==> flow/design.v <==
`timescale 1ns / 1ps
module hx711driver (
    input clk,
    input reset,
    input logic ce,  
    input logic [15:0] dvsr,  
    input logic start,
    output logic [23:0] dout,
    output logic hx711_done_tick,
    output logic ready,
    output logic sclk,
    input logic hx711_in
);
typedef enum {idle, cpha_delay, p0, p1, g0, g1} state_type;
state_type state_reg;
state_type state_next;
logic p_clk;
logic [15:0] c_reg;
logic [15:0] c_next;
logic hx711_clk_reg;
logic hx711_clk_next;
logic ready_i;
logic hx711_done_tick_i;
logic [5:0] n_reg;
logic [5:0] n_next;
logic [23:0] si_reg;
logic [23:0] si_next;
always_ff @(posedge clk, posedge reset)
    if (reset) begin
        state_reg <= idle;
        si_reg <= 0;
        n_reg <= 0;
        c_reg <= 0;
        hx711_clk_reg <= 0;
    end
    else if (ce) begin
        state_reg <= state_next;
        si_reg <= si_next;
        n_reg <= n_next;
        c_reg <= c_next;
        hx711_clk_reg <= hx711_clk_next;
    end
always_comb
begin
    state_next = state_reg;  
    ready_i = 0;
    hx711_done_tick_i = 0;
    si_next = si_reg;
    n_next = n_reg;
    c_next = c_reg;
    case (state_reg)
        idle: begin
                ready_i = 1;  
                if (start & !hx711_in) begin  
                    n_next = 0;  
                    c_next =0;   
                    state_next = cpha_delay;  
                end
            end
        cpha_delay: begin
                if (c_reg==dvsr) begin  
                    state_next = p0;  
                    c_next = 0;   
                end
                else
                    c_next = c_reg + 1;  
            end
        p0: begin
                if (c_reg==dvsr) begin  
                    state_next = p1;   
                    si_next = {si_reg[22:0], hx711_in};  
                    c_next = 0;  
                end
                else
                    c_next = c_reg + 1;   
            end
        p1: begin
                if (c_reg==dvsr) begin  
                    if (n_reg==23) begin  
                        state_next = g0;  
                        c_next = 0;  
                    end
                    else begin
                        state_next = p0;   
                        n_next = n_reg + 1;   
                        c_next = 0;   
                    end
                end
                else
                    c_next = c_reg + 1;  
            end
        g0: begin
                if (c_reg==dvsr) begin  
                    state_next = g1;  
                    c_next = 0;  
                end
                else
                    c_next = c_reg + 1;   
            end
        g1: begin
                if (c_reg==dvsr) begin  
                    hx711_done_tick_i = 1;   
                    state_next = idle;   
                end
                else
                    c_next = c_reg + 1;  
            end
     endcase
end
assign ready = ready_i;
assign hx711_done_tick = hx711_done_tick_i;
assign p_clk = (state_next==p0) || (state_next == g0);
assign hx711_clk_next = p_clk;
assign dout = si_reg;
assign sclk = hx711_clk_reg;
endmodule
`timescale 1ns / 1ps
module seven_seg_driver (
    input logic clock,
    input logic reset,
    input logic [23:0] binary_in,
    output logic [7:0] segments_out,  
    output logic [7:0] anodes_out      
);
    logic [15:0] refresh_counter;
    logic refresh_tick;
    always_ff @(posedge clock, posedge reset) begin
        if (reset) begin
            refresh_counter <= '0;
            refresh_tick <= 1'b0;
        end else begin
            refresh_tick <= 1'b0;  
            if (refresh_counter == 16'd1023) begin
                refresh_counter <= '0;
                refresh_tick <= 1'b1;
            end else begin
                refresh_counter <= refresh_counter + 1;
            end
        end
    end
    logic [31:0] bcd_digits;  
    always_comb begin
        logic [23:0] bin_copy;
        logic [31:0] bcd_temp;
        bin_copy = binary_in;
        bcd_temp = '0;
        for (int i = 0; i < 24; i++) begin
            for (int j = 0; j < 8; j++) begin
                if (bcd_temp[ (j*4) +: 4 ] > 4) begin
                bcd_temp[ (j*4) +: 4 ] = bcd_temp[ (j*4) +: 4 ] + 3;
                end
            end
            {bcd_temp, bin_copy} = {bcd_temp, bin_copy} << 1;
        end
        bcd_digits = bcd_temp;  
    end
    logic [2:0] digit_selector;  
    logic [3:0] current_bcd_digit;  
    always_ff @(posedge clock, posedge reset) begin
        if (reset) begin
            digit_selector <= '0;
        end else if (refresh_tick) begin
            digit_selector <= digit_selector + 1;  
        end
    end
    always_comb begin
        case (digit_selector)
            3'd0:    current_bcd_digit = bcd_digits[3:0];    
            3'd1:    current_bcd_digit = bcd_digits[7:4];    
            3'd2:    current_bcd_digit = bcd_digits[11:8];   
            3'd3:    current_bcd_digit = bcd_digits[15:12];  
            3'd4:    current_bcd_digit = bcd_digits[19:16];  
            3'd5:    current_bcd_digit = bcd_digits[23:20];  
            3'd6:    current_bcd_digit = bcd_digits[27:24];  
            3'd7:    current_bcd_digit = bcd_digits[31:28];  
            default: current_bcd_digit = 4'b1111;          
        endcase
    end
    always_comb begin
        case (current_bcd_digit)
            4'd0:    segments_out = 8'b00000011;  
            4'd1:    segments_out = 8'b10011111;  
            4'd2:    segments_out = 8'b00100101;  
            4'd3:    segments_out = 8'b00001101;  
            4'd4:    segments_out = 8'b10011001;  
            4'd5:    segments_out = 8'b01001001;  
            4'd6:    segments_out = 8'b01000001;  
            4'd7:    segments_out = 8'b00011111;  
            4'd8:    segments_out = 8'b00000001;  
            4'd9:    segments_out = 8'b00001001;  
            default: segments_out = 8'b11111111;  
        endcase
    end
    always_comb begin
        case (digit_selector)
            3'd0:    anodes_out = 8'b11111110;  
            3'd1:    anodes_out = 8'b11111101;  
            3'd2:    anodes_out = 8'b11111011;  
            3'd3:    anodes_out = 8'b11110111;  
            3'd4:    anodes_out = 8'b11101111;  
            3'd5:    anodes_out = 8'b11011111;  
            3'd6:    anodes_out = 8'b10111111;  
            3'd7:    anodes_out = 8'b01111111;  
            default: anodes_out = 8'b11111111;  
        endcase
    end
endmodule
`timescale 1ns / 1ps
module top_nexys_a7 (
    input logic clock,       
    input logic reset,
    input logic hx711_data_in,
    output logic hx711_sclk_out,
    output logic [5:0] states_led,
    output logic [7:0] DDP,
    output logic [7:0] AN
);
    logic clock50MHz;
    always_ff @(posedge clock, posedge reset) begin
        if (reset) clock50MHz <= 0;
        else       clock50MHz <= ~clock50MHz;
    end
    logic ce_50;
    assign ce_50 = ~clock50MHz;
    logic hx711_data_sync1, hx711_data_sync2;
    always_ff @(posedge clock) begin
        if (ce_50) begin
            hx711_data_sync1 <= hx711_data_in;
            hx711_data_sync2 <= hx711_data_sync1;
        end
    end
    logic [23:0] s_hx711_raw_bits; 
    logic        s_hx711_tick;     
    hx711driver inst_hx711_driver (
        .clk(clock), 
        .reset(reset), 
        .ce(ce_50),
        .dvsr(16'd50), 
        .start(1'b1), 
        .dout(s_hx711_raw_bits), 
        .hx711_done_tick(s_hx711_tick),
        .ready(), 
        .sclk(hx711_sclk_out), 
        .hx711_in(hx711_data_sync2) 
    );
    logic signed [31:0] data_signed;
    assign data_signed = {{8{s_hx711_raw_bits[23]}}, s_hx711_raw_bits};
    logic s_tick_sync_r, s_tick_rising;
    always_ff @(posedge clock) s_tick_sync_r <= s_hx711_tick;
    assign s_tick_rising = s_hx711_tick && !s_tick_sync_r; 
    localparam int CLOCKS_PER_SECOND = 100_000;
    localparam int THRESHOLD = 50;                      
    localparam int NOISE_LIMIT = 15000; 
    int timer_1sec;
    logic signed [63:0] accumulator_sum; 
    int sample_count;
    int consecutive_outliers;
    logic signed [31:0] current_second_avg;
    logic signed [31:0] previous_second_avg;
    logic signed [31:0] display_stable_val;
    logic signed [31:0] r_sample_captured;  
    typedef enum logic [3:0] {
        ST_IDLE,          
        ST_SAMPLE_CALC,   
        ST_SAMPLE_CHECK,  
        ST_SAMPLE_ACCUM,  
        ST_PREP_DIV,      
        ST_DIVIDE,        
        ST_UPDATE,        
        ST_CLEANUP        
    } state_t;
    state_t state;
    logic [63:0] div_dividend;
    logic [63:0] div_remainder;
    logic [31:0] div_divisor;
    logic [31:0] div_quotient;
    logic [6:0]  div_counter;
    logic        div_sign_bit;
    logic signed [31:0] r_diff;
    logic [31:0] r_abs_diff;
    logic        r_is_valid_sample;
    always_ff @(posedge clock, posedge reset) begin
        if (reset) begin
            timer_1sec <= '0;
            accumulator_sum <= '0;
            sample_count <= '0;
            current_second_avg <= '0;
            previous_second_avg <= '0;
            display_stable_val <= '0;
            states_led <= '0;
            state <= ST_IDLE;
            div_dividend <= 0; 
            div_remainder <= 0; 
            div_divisor <= 0;
            div_quotient <= 0; 
            div_counter <= 0; 
            div_sign_bit <= 0;
            consecutive_outliers <= 0;
            r_sample_captured <= 0;
            r_diff <= 0;
            r_abs_diff <= 0;
            r_is_valid_sample <= 0;
        end
        else begin
            case (state)
                ST_IDLE: begin
                    if (s_tick_rising) begin
                        r_sample_captured <= data_signed;  
                        state <= ST_SAMPLE_CALC;           
                    end 
                    else if (timer_1sec == CLOCKS_PER_SECOND - 1) begin
                        timer_1sec <= 0;
                        state <= ST_PREP_DIV;
                    end 
                    else begin
                        timer_1sec <= timer_1sec + 1;
                    end
                end
                ST_SAMPLE_CALC: begin
                    if (timer_1sec != CLOCKS_PER_SECOND - 1) timer_1sec <= timer_1sec + 1;
                    r_diff <= r_sample_captured - current_second_avg;
                    state <= ST_SAMPLE_CHECK;
                end
                ST_SAMPLE_CHECK: begin
                    if (timer_1sec != CLOCKS_PER_SECOND - 1) timer_1sec <= timer_1sec + 1;
                    if (r_diff < 0) r_abs_diff <= unsigned'(-r_diff);
                    else            r_abs_diff <= unsigned'(r_diff);
                    state <= ST_SAMPLE_ACCUM;
                end
                ST_SAMPLE_ACCUM: begin
                    if (timer_1sec != CLOCKS_PER_SECOND - 1) timer_1sec <= timer_1sec + 1;
                    if (r_abs_diff < NOISE_LIMIT || current_second_avg == 0 || consecutive_outliers >= 3) begin
                        accumulator_sum <= accumulator_sum + r_sample_captured;
                        sample_count <= sample_count + 1;
                        consecutive_outliers <= 0;
                    end else begin
                        consecutive_outliers <= consecutive_outliers + 1;
                    end
                    state <= ST_IDLE;  
                end
                ST_PREP_DIV: begin
                    if (sample_count == 0) begin
                        current_second_avg <= 0;
                        state <= ST_UPDATE;
                    end else begin
                        if (accumulator_sum < 0) begin
                            div_dividend <= unsigned'(-accumulator_sum);
                            div_sign_bit <= 1'b1;
                        end else begin
                            div_dividend <= unsigned'(accumulator_sum);
                            div_sign_bit <= 1'b0;
                        end
                        div_divisor   <= unsigned'(sample_count);
                        div_remainder <= 0;
                        div_quotient  <= 0;
                        div_counter   <= 63; 
                        state <= ST_DIVIDE;
                    end
                end
                ST_DIVIDE: begin
                    div_remainder = (div_remainder << 1) | (div_dividend[div_counter]);
                    if (div_remainder >= div_divisor) begin
                        div_remainder = div_remainder - div_divisor;
                        div_quotient[div_counter] = 1'b1; 
                    end
                    if (div_counter == 0) state <= ST_UPDATE;
                    else div_counter <= div_counter - 1;
                end
                ST_UPDATE: begin
                    logic signed [31:0] temp_avg;
                    if (div_sign_bit) temp_avg = signed'(-div_quotient);
                    else              temp_avg = signed'(div_quotient);
                    current_second_avg <= temp_avg;
                    display_stable_val <= temp_avg;
                    if ((previous_second_avg - temp_avg) > THRESHOLD) states_led <= 6'b101101; 
                    else states_led <= 6'b000000;
                    state <= ST_CLEANUP;
                end
                ST_CLEANUP: begin
                    previous_second_avg <= current_second_avg;
                    accumulator_sum <= 0;
                    sample_count <= 0;
                    state <= ST_IDLE; 
                end
                default: state <= ST_IDLE;
            endcase
        end
    end
    logic [23:0] final_display_number;
    always_comb begin
        if (display_stable_val < 0) final_display_number = unsigned'(-display_stable_val);
        else                        final_display_number = unsigned'(display_stable_val);
    end
    seven_seg_driver inst_display (
        .clock(clock),                  
        .reset(reset),                
        .binary_in(final_display_number),   
        .segments_out(DDP),           
        .anodes_out(AN)               
    );
endmodule
**From RTL to reports: top_nexys_a7**

The steps from the RTL of top_nexys_a7 to its reports follow in flow order.
Lines are those of the file above, counted from 1.
Library cell names are shortened.
Not given: -

- Top: top_nexys_a7
- Clock port: clock
- Cell library: sky130hd
- Timing corner: tt_025C_1v80

**Word level**

Source: Yosys, flattened and elaborated, memories not mapped. Widths are those after wreduce. Registers that Yosys merges into a memory's read port (data or address) are not register bits. Print and check cells do not count.
Memory sizes are those after Yosys's memory passes, which may raise the word count (mostly to a power of two), join words into wider ones and drop unused or constant bits.

- Reductions and logical operators: 31
- Magnitude comparators: 163
- Multiplexer cells: 209
- Equal/unequal tests: 39
- Add/subtract/negate cells: 173
- Bitwise operators: 6
- Shift operators: 2

Operator list:

| kind | count |
|---|---|
| 4-bit by 3-bit > comparator with 1-bit output with constant B | 148 |
| 4-bit 2-to-1 mux | 138 |
| 32-bit 2-to-1 mux | 17 |
| 4-bit by 2-bit adder with 4-bit output with constant B | 133 |
| 32-bit parallel mux with 2-bit select | 4 |
| 32-bit parallel mux with 6-bit select | 1 |
| 64-bit parallel mux with 2-bit select | 1 |
| 64-bit 2-to-1 mux | 2 |
| 63-bit parallel mux with 2-bit select | 1 |
| 63-bit 2-to-1 mux | 2 |
| 32-bit by 2-bit adder with 32-bit output with constant B | 3 |
| 32-bit by 2-bit equality test with 1-bit output with constant B | 3 |
| 32-bit by 3-bit equality test with 1-bit output with constant B | 3 |
| 32-bit logical NOT | 3 |
| 3-bit 2-to-1 mux | 22 |
| 32-bit by 1-bit < comparator with 1-bit output with constant B | 2 |
| 32-bit negator | 2 |
| 64-bit by 1-bit < comparator with 1-bit output with constant B | 1 |
| 64-bit by 1-bit bitwise OR with 64-bit output | 1 |
| 64-bit by 24-bit adder with 64-bit output | 1 |
| 64-bit by 32-bit greater-or-equal comparator with 1-bit output | 1 |
| 64-bit by 7-bit variable part select with 1-bit output | 1 |
| 64-bit negator | 1 |
| 16-bit 2-to-1 mux | 4 |
| 63-bit by 32-bit subtractor with 63-bit output | 1 |
| 16-bit parallel mux with 3-bit select | 1 |
| 3-bit by 2-bit adder with 3-bit output with constant B | 15 |
| 1-bit by 8-bit variable shift with 32-bit output with constant A | 1 |

Not listed: further kinds 58, cells in them 110.

- Output and inout bits: 23
- Bits of input ports: 3
- Flip-flop bits (word level): 656
- Memories kept: 2
- Memory bits (read-only): 176

Memory list:

| name | depth | width | read ports | wr ports | line | text |
|---|---|---|---|---|---|---|
| (no name shown) | 16 | 7 | 1 | 0 | 180 | `case (current_bcd_digit)` |
| (no name shown) | 8 | 8 | 1 | 0 | 195 | `case (digit_selector)` |

**Depth**

Depth = most cells in a row (Yosys ltp): at word level without a register or memory, in the mapped netlist without a sequential cell, where the memories' decode and read muxes count.

- Word-level depth: 49
- ABC_AREA: 1
- Mapped depth: 143
- Depth with buffers taken out: 143

**Netlist**

The flow's flattened synthesis, as Yosys stat reports it; memories are mapped. The netlist is that of the ABC_AREA named above (0 if unset); the other value can give another one.

Cell types:

| cell type | count | total area (um^2) |
|---|---|---|
| dfrtp_1 | 617 | 1.54E+04 |
| nand2_1 | 1717 | 6.44E+03 |
| inv_1 | 959 | 3.6E+03 |
| ha_1 | 282 | 3.53E+03 |
| o21ai_0 | 606 | 3.03E+03 |
| nand3_1 | 540 | 2.7E+03 |
| nor2_1 | 571 | 2.14E+03 |
| xor2_1 | 215 | 1.88E+03 |
| a21oi_1 | 348 | 1741.67 |
| nand2_2 | 143 | 894.608 |
| nor3_1 | 157 | 785.754 |
| xnor2_1 | 78 | 683.155 |
| nand4_1 | 91 | 569.296 |
| nand2_4 | 43 | 484.214 |
| clkbuf_1 | 124 | 465.446 |
| nor4_1 | 63 | 394.128 |
| nand3_2 | 35 | 350.336 |
| o21bai_1 | 42 | 315.302 |

Not listed: further types 64, cells in them 508.

- Cells in the netlist: 7139
- Buffer cells: 142
- Sequential part of the area: 15572.4 um^2
- Flip-flop cells: 622
- Cell area after synthesis: 49128.4 um^2

**Path before layout**

Source: OpenSTA report_checks on the synthesized netlist (no wires, ideal clock, input and output delay 20% of the period each), path of least setup slack; recovery checks are left aside. Register names are those of the netlist, which keeps one name where synthesis merged equal registers.

- Path kind: register to output
- Start: reg display_stable_val[0]
- End: out DDP[4]
- Path buffers: 0
- Period: 40000 ps
- External output delay: 8000 ps
- Stages: 134
- Path slack: 17134 ps
- Delay of the path: 14866 ps
- Arrival: 14866 ps
- Period reached after synthesis: 22866 ps

"delay of the path" is the arrival time less input delay plus setup time.
At an output port there is no setup time.
"stages" counts driving pins, that of a launching flip-flop among them; a cell with two outputs on the path counts twice.
"period reached after synthesis" is the clock period less the worst setup slack; recovery checks do not enter. This is arithmetic on one report: input and output delays are still those of the set period (20% each).
The rows between start and end are the longest chain of elaborated cells between them; the timing report does not say that the signal goes this way. Where chains are equally long, one stands for them.
A line is the first line of the expression or statement that the cell stems from. Yosys adds cells for indexed reads and writes and turns some case tables into memories.
The chain passes a memory read, where the word-level depth is cut; so it can be longer than that depth.

- Cells stage by stage: dfrtp_1 > inv_1 > ha_1 > nand3_2 > nor2_2 > nand3_2 > nand2_4 > nand2_1 > nand2_1 > nand2_2 > nand2_1 > ha_1 > inv_1 > or2_2 > nand2_2 > nand2_2 > xor2_2 > ha_1 > (+98 left out) > xor2_1 > ha_1 > nand3b_1 > nand2_1 > inv_2 > nor2_1 > nor2_1 > nor2_1 > nand3_1 > inv_1 > nand2_1 > nor2_1 > nand3_1 > nand2_1 > inv_1 > ha_1 > nor2_1 > o21ai_1
- Length of the longest elaborated chain: 50
- Elaborated cells on any way between the ends: 452
- RTL lines with such cells: 5
- Those cells by class: add/sub: 150; compare: 150; mux: 151; memory: 1

RTL lines, path post-synthesis:

| what | line | text |
|---|---|---|
| start, declared | 260 | `logic signed [31:0] display_stable_val;` |
| start, assigned | 289 | `display_stable_val <= '0;` |
| start, assigned | 374 | `display_stable_val <= temp_avg;` |
| 24-bit negator | 391 | `if (display_stable_val < 0) final_display_number = unsigned'(-display_stable_val);` |
| 24-bit 2-to-1 mux | 391 |  |
| 1-bit by 2-bit adder with 3-bit output | 150 | `bcd_temp[ (j*4) +: 4 ] = bcd_temp[ (j*4) +: 4 ] + 3;` |
| 3-bit 2-to-1 mux | 149 | `if (bcd_temp[ (j*4) +: 4 ] > 4) begin` |
| 4-bit by 3-bit > comparator with 1-bit output | 149 |  |
| 4-bit 2-to-1 mux | 149 |  |
| 4-bit by 3-bit > comparator with 1-bit output | 149 |  |
| (+36 left out) | - |  |
| 4-bit 2-to-1 mux | 149 |  |
| 4-bit by 2-bit adder with 4-bit output | 150 |  |
| 4-bit 2-to-1 mux | 149 |  |
| 4-bit by 2-bit adder with 4-bit output | 150 |  |
| 4-bit 2-to-1 mux | 149 |  |
| 4-bit parallel mux with 8-bit select | 167 | `case (digit_selector)` |
| memory read 16 x 7 bit | 180 | `case (current_bcd_digit)` |
| end, declared | 215 | `output logic [7:0] DDP,` |

**Timing after layout**

Path of least setup slack in the final report of flow run 1 (OpenROAD, finished layout, wires in). Where an end is a register, its clock arrival counts in the times.
The report prints the path's times to 10 ps; the period is as set.

- Path kind: register to output
- Start: reg display_stable_val[0]
- End: out DDP[3]
- Stages: 139
- Path slack: 13510 ps
- Path buffers: 1
- Arrival: 18490 ps
- Period: 40000 ps
- External output delay: 8000 ps

The rows between start and end are the longest chain of elaborated cells between them; the timing report does not say that the signal goes this way. Where chains are equally long, one stands for them.
The chain passes a memory read, where the word-level depth is cut; so it can be longer than that depth.

- Cells stage by stage: dfrtp_1 > inv_1 > ha_1 > nand3_2 > nor2_2 > nand3_2 > nand2_4 > nand2_1 > nand2_1 > nand2_2 > nand2_1 > ha_1 > inv_1 > or2_2 > nand2_2 > nand2_2 > xor2_2 > ha_1 > (+103 left out) > inv_2 > nor2_1 > nor2_1 > nor2_1 > nand3_1 > inv_1 > nand2_1 > nor2_1 > nand3_1 > nand2_1 > inv_1 > ha_1 > nand3_1 > nand2_1 > clkinv_1 > nand2_1 > nand2_1 > clkdlybuf4s50_1
- Length of the longest elaborated chain: 50
- Elaborated cells on any way between the ends: 452
- RTL lines with such cells: 5
- Those cells by class: add/sub: 150; compare: 150; mux: 151; memory: 1

RTL lines, path post-layout:

| what | line | text |
|---|---|---|
| start, declared | 260 | `logic signed [31:0] display_stable_val;` |
| start, assigned | 289 | `display_stable_val <= '0;` |
| start, assigned | 374 | `display_stable_val <= temp_avg;` |
| 24-bit negator | 391 | `if (display_stable_val < 0) final_display_number = unsigned'(-display_stable_val);` |
| 24-bit 2-to-1 mux | 391 |  |
| 1-bit by 2-bit adder with 3-bit output | 150 | `bcd_temp[ (j*4) +: 4 ] = bcd_temp[ (j*4) +: 4 ] + 3;` |
| 3-bit 2-to-1 mux | 149 | `if (bcd_temp[ (j*4) +: 4 ] > 4) begin` |
| 4-bit by 3-bit > comparator with 1-bit output | 149 |  |
| 4-bit 2-to-1 mux | 149 |  |
| 4-bit by 3-bit > comparator with 1-bit output | 149 |  |
| (+36 left out) | - |  |
| 4-bit 2-to-1 mux | 149 |  |
| 4-bit by 2-bit adder with 4-bit output | 150 |  |
| 4-bit 2-to-1 mux | 149 |  |
| 4-bit by 2-bit adder with 4-bit output | 150 |  |
| 4-bit 2-to-1 mux | 149 |  |
| 4-bit parallel mux with 8-bit select | 167 | `case (digit_selector)` |
| memory read 16 x 7 bit | 180 | `case (current_bcd_digit)` |
| end, declared | 215 | `output logic [7:0] DDP,` |

Wiki page: top_nexys_a7 / flow data

Top module top_nexys_a7; platform sky130hd; tools Yosys and OpenROAD; 4 stored runs in no particular order. Input and output delays are each 20% of the period that was set; the output load is 0.01 pF.
By "clock period reached" is meant the clock period of the run minus its worst setup slack. This is arithmetic on one report: input and output delays are still those of the set period (20% each).
"critical path time": the worst setup path's part of the clock period (all of it between registers, 20% less for each end at a port) less its slack. A launch clock that arrives late makes it longer, a capture clock that arrives late makes it shorter.
"power" rests on the timing tool's default activity at the inputs, not on a simulated workload.
"critical path time" is known to 10 ps.

### Flow run 1

==> flow/run.sh <==
#!/bin/bash
# the make line also repeats the synthesis and layout settings of config.mk as NAME=value (left out here)
make -C /OpenROAD-flow-scripts/flow DESIGN_CONFIG=/design/flow/config.mk WORK_HOME=/design/flow/orfs CLKGATE_MAP_FILE= finish
==> flow/config.mk <==
export PLATFORM = sky130hd
export DESIGN_NAME = top_nexys_a7
export DESIGN_NICKNAME = top_nexys_a7
export VERILOG_FILES = /design/flow/design.v
export SDC_FILE = /design/flow/constraint.sdc
export NUM_CORES = 4
export LEC_CHECK = 0
export ABC_AREA = 1
export CAP_MARGIN = 0
export CORE_ASPECT_RATIO = 1.57
export CORE_MARGIN = 2
export CORE_UTILIZATION = 40
export CTS_CLUSTER_DIAMETER = 236
export GPL_TIMING_DRIVEN = 0
export MAX_ROUTING_LAYER = met5
export PLACE_DENSITY = 0.88
export SETUP_SLACK_MARGIN = 1.8
export SLEW_MARGIN = 25
==> flow/constraint.sdc <==
create_clock -name core_clock -period 40.0 [get_ports {clock}]
set_input_delay 8.0000 -clock core_clock [delete_from_list [all_inputs] [get_ports {clock}]]
set_output_delay 8.0000 -clock core_clock [all_outputs]
set_load 0.01 [all_outputs]

Results of flow run 1:
- Clock period reached: 26489 ps
- Standard-cell area after routing: 53696.5 um^2
- Power: 1255 uW
- Setup slack of the worst path: 13511 ps
- Full die area: 125712.0 um^2
- Critical path time: 18490 ps
- Worst setup path kind: register to output
- Post-synthesis cell area: 49128.4 um^2
- Final utilization: 0.439
- Post-route worst hold slack: 429 ps
- Summed negative setup slack: 0 ps

### Flow run 2

==> flow/run.sh <==
#!/bin/bash
# the make line also repeats the synthesis and layout settings of config.mk as NAME=value (left out here)
make -C /OpenROAD-flow-scripts/flow DESIGN_CONFIG=/design/flow/config.mk WORK_HOME=/design/flow/orfs CLKGATE_MAP_FILE= finish
==> flow/config.mk <==
export PLATFORM = sky130hd
export DESIGN_NAME = top_nexys_a7
export DESIGN_NICKNAME = top_nexys_a7
export VERILOG_FILES = /design/flow/design.v
export SDC_FILE = /design/flow/constraint.sdc
export NUM_CORES = 4
export LEC_CHECK = 0
export CAP_MARGIN = 15
export CELL_PAD_IN_SITES_DETAIL_PLACEMENT = 1
export CELL_PAD_IN_SITES_GLOBAL_PLACEMENT = 3
export CORE_ASPECT_RATIO = 1.39
export CORE_MARGIN = 2
export CORE_UTILIZATION = 31
export CTS_CLUSTER_DIAMETER = 188
export CTS_CLUSTER_SIZE = 86
export GPL_ROUTABILITY_DRIVEN = 1
export MAX_ROUTING_LAYER = met4
export MIN_ROUTING_LAYER = met1
export PLACE_DENSITY = 0.36
export SLEW_MARGIN = 20
export TNS_END_PERCENT = 70
==> flow/constraint.sdc <==
create_clock -name core_clock -period 33.2 [get_ports {clock}]
set_input_delay 6.6400 -clock core_clock [delete_from_list [all_inputs] [get_ports {clock}]]
set_output_delay 6.6400 -clock core_clock [all_outputs]
set_load 0.01 [all_outputs]

Results of flow run 2:
- Setup slack of the worst path: 1933 ps
- Post-route worst hold slack: 471 ps
- Critical path time: 24630 ps
- Worst setup path kind: register to output
- Clock period reached: 31267 ps
- Full die area: 164662.0 um^2
- Power: 1085 uW
- Final utilization: 0.331
- Standard-cell area after routing: 53048.4 um^2
- Summed negative setup slack: 0 ps
- Post-synthesis cell area: 50030.5 um^2

### Flow run 3

==> flow/run.sh <==
#!/bin/bash
# the make line also repeats the synthesis and layout settings of config.mk as NAME=value (left out here)
make -C /OpenROAD-flow-scripts/flow DESIGN_CONFIG=/design/flow/config.mk WORK_HOME=/design/flow/orfs CLKGATE_MAP_FILE= finish
==> flow/config.mk <==
export PLATFORM = sky130hd
export DESIGN_NAME = top_nexys_a7
export DESIGN_NICKNAME = top_nexys_a7
export VERILOG_FILES = /design/flow/design.v
export SDC_FILE = /design/flow/constraint.sdc
export NUM_CORES = 4
export LEC_CHECK = 0
export CAP_MARGIN = 40
export CELL_PAD_IN_SITES_DETAIL_PLACEMENT = 0
export CELL_PAD_IN_SITES_GLOBAL_PLACEMENT = 3
export CORE_MARGIN = 2
export CORE_UTILIZATION = 30
export CTS_CLUSTER_SIZE = 43
export SLEW_MARGIN = 20
==> flow/constraint.sdc <==
create_clock -name core_clock -period 33.9 [get_ports {clock}]
set_input_delay 6.7800 -clock core_clock [delete_from_list [all_inputs] [get_ports {clock}]]
set_output_delay 6.7800 -clock core_clock [all_outputs]
set_load 0.01 [all_outputs]

Results of flow run 3:
- Standard-cell area after routing: 55663.4 um^2
- Post-route worst hold slack: 423 ps
- Setup slack of the worst path: 2126 ps
- Critical path time: 24990 ps
- Worst setup path kind: register to output
- Post-synthesis cell area: 50030.5 um^2
- Clock period reached: 31774 ps
- Power: 1637 uW
- Summed negative setup slack: 0 ps
- Full die area: 170049.0 um^2
- Final utilization: 0.337

### Flow run 4

==> flow/run.sh <==
#!/bin/bash
# the make line also repeats the synthesis and layout settings of config.mk as NAME=value (left out here)
make -C /OpenROAD-flow-scripts/flow DESIGN_CONFIG=/design/flow/config.mk WORK_HOME=/design/flow/orfs CLKGATE_MAP_FILE= finish
==> flow/config.mk <==
export PLATFORM = sky130hd
export DESIGN_NAME = top_nexys_a7
export DESIGN_NICKNAME = top_nexys_a7
export VERILOG_FILES = /design/flow/design.v
export SDC_FILE = /design/flow/constraint.sdc
export NUM_CORES = 4
export LEC_CHECK = 0
export CAP_MARGIN = 20
export CORE_MARGIN = 2
export CORE_UTILIZATION = 40
export SLEW_MARGIN = 20
==> flow/constraint.sdc <==
create_clock -name core_clock -period 24.1 [get_ports {clock}]
set_input_delay 4.8200 -clock core_clock [delete_from_list [all_inputs] [get_ports {clock}]]
set_output_delay 4.8200 -clock core_clock [all_outputs]
set_load 0.01 [all_outputs]

Results of flow run 4:
- Final utilization: 0.486
- Power: 2125 uW
- Standard-cell area after routing: 60264.0 um^2
- Setup slack of the worst path: -80 ps
- Summed negative setup slack: -222 ps
- Clock period reached: 24180 ps
- Post-route worst hold slack: 430 ps
- Critical path time: 19360 ps
- Worst setup path kind: register to output
- Post-synthesis cell area: 50030.5 um^2
- Full die area: 127921.0 um^2
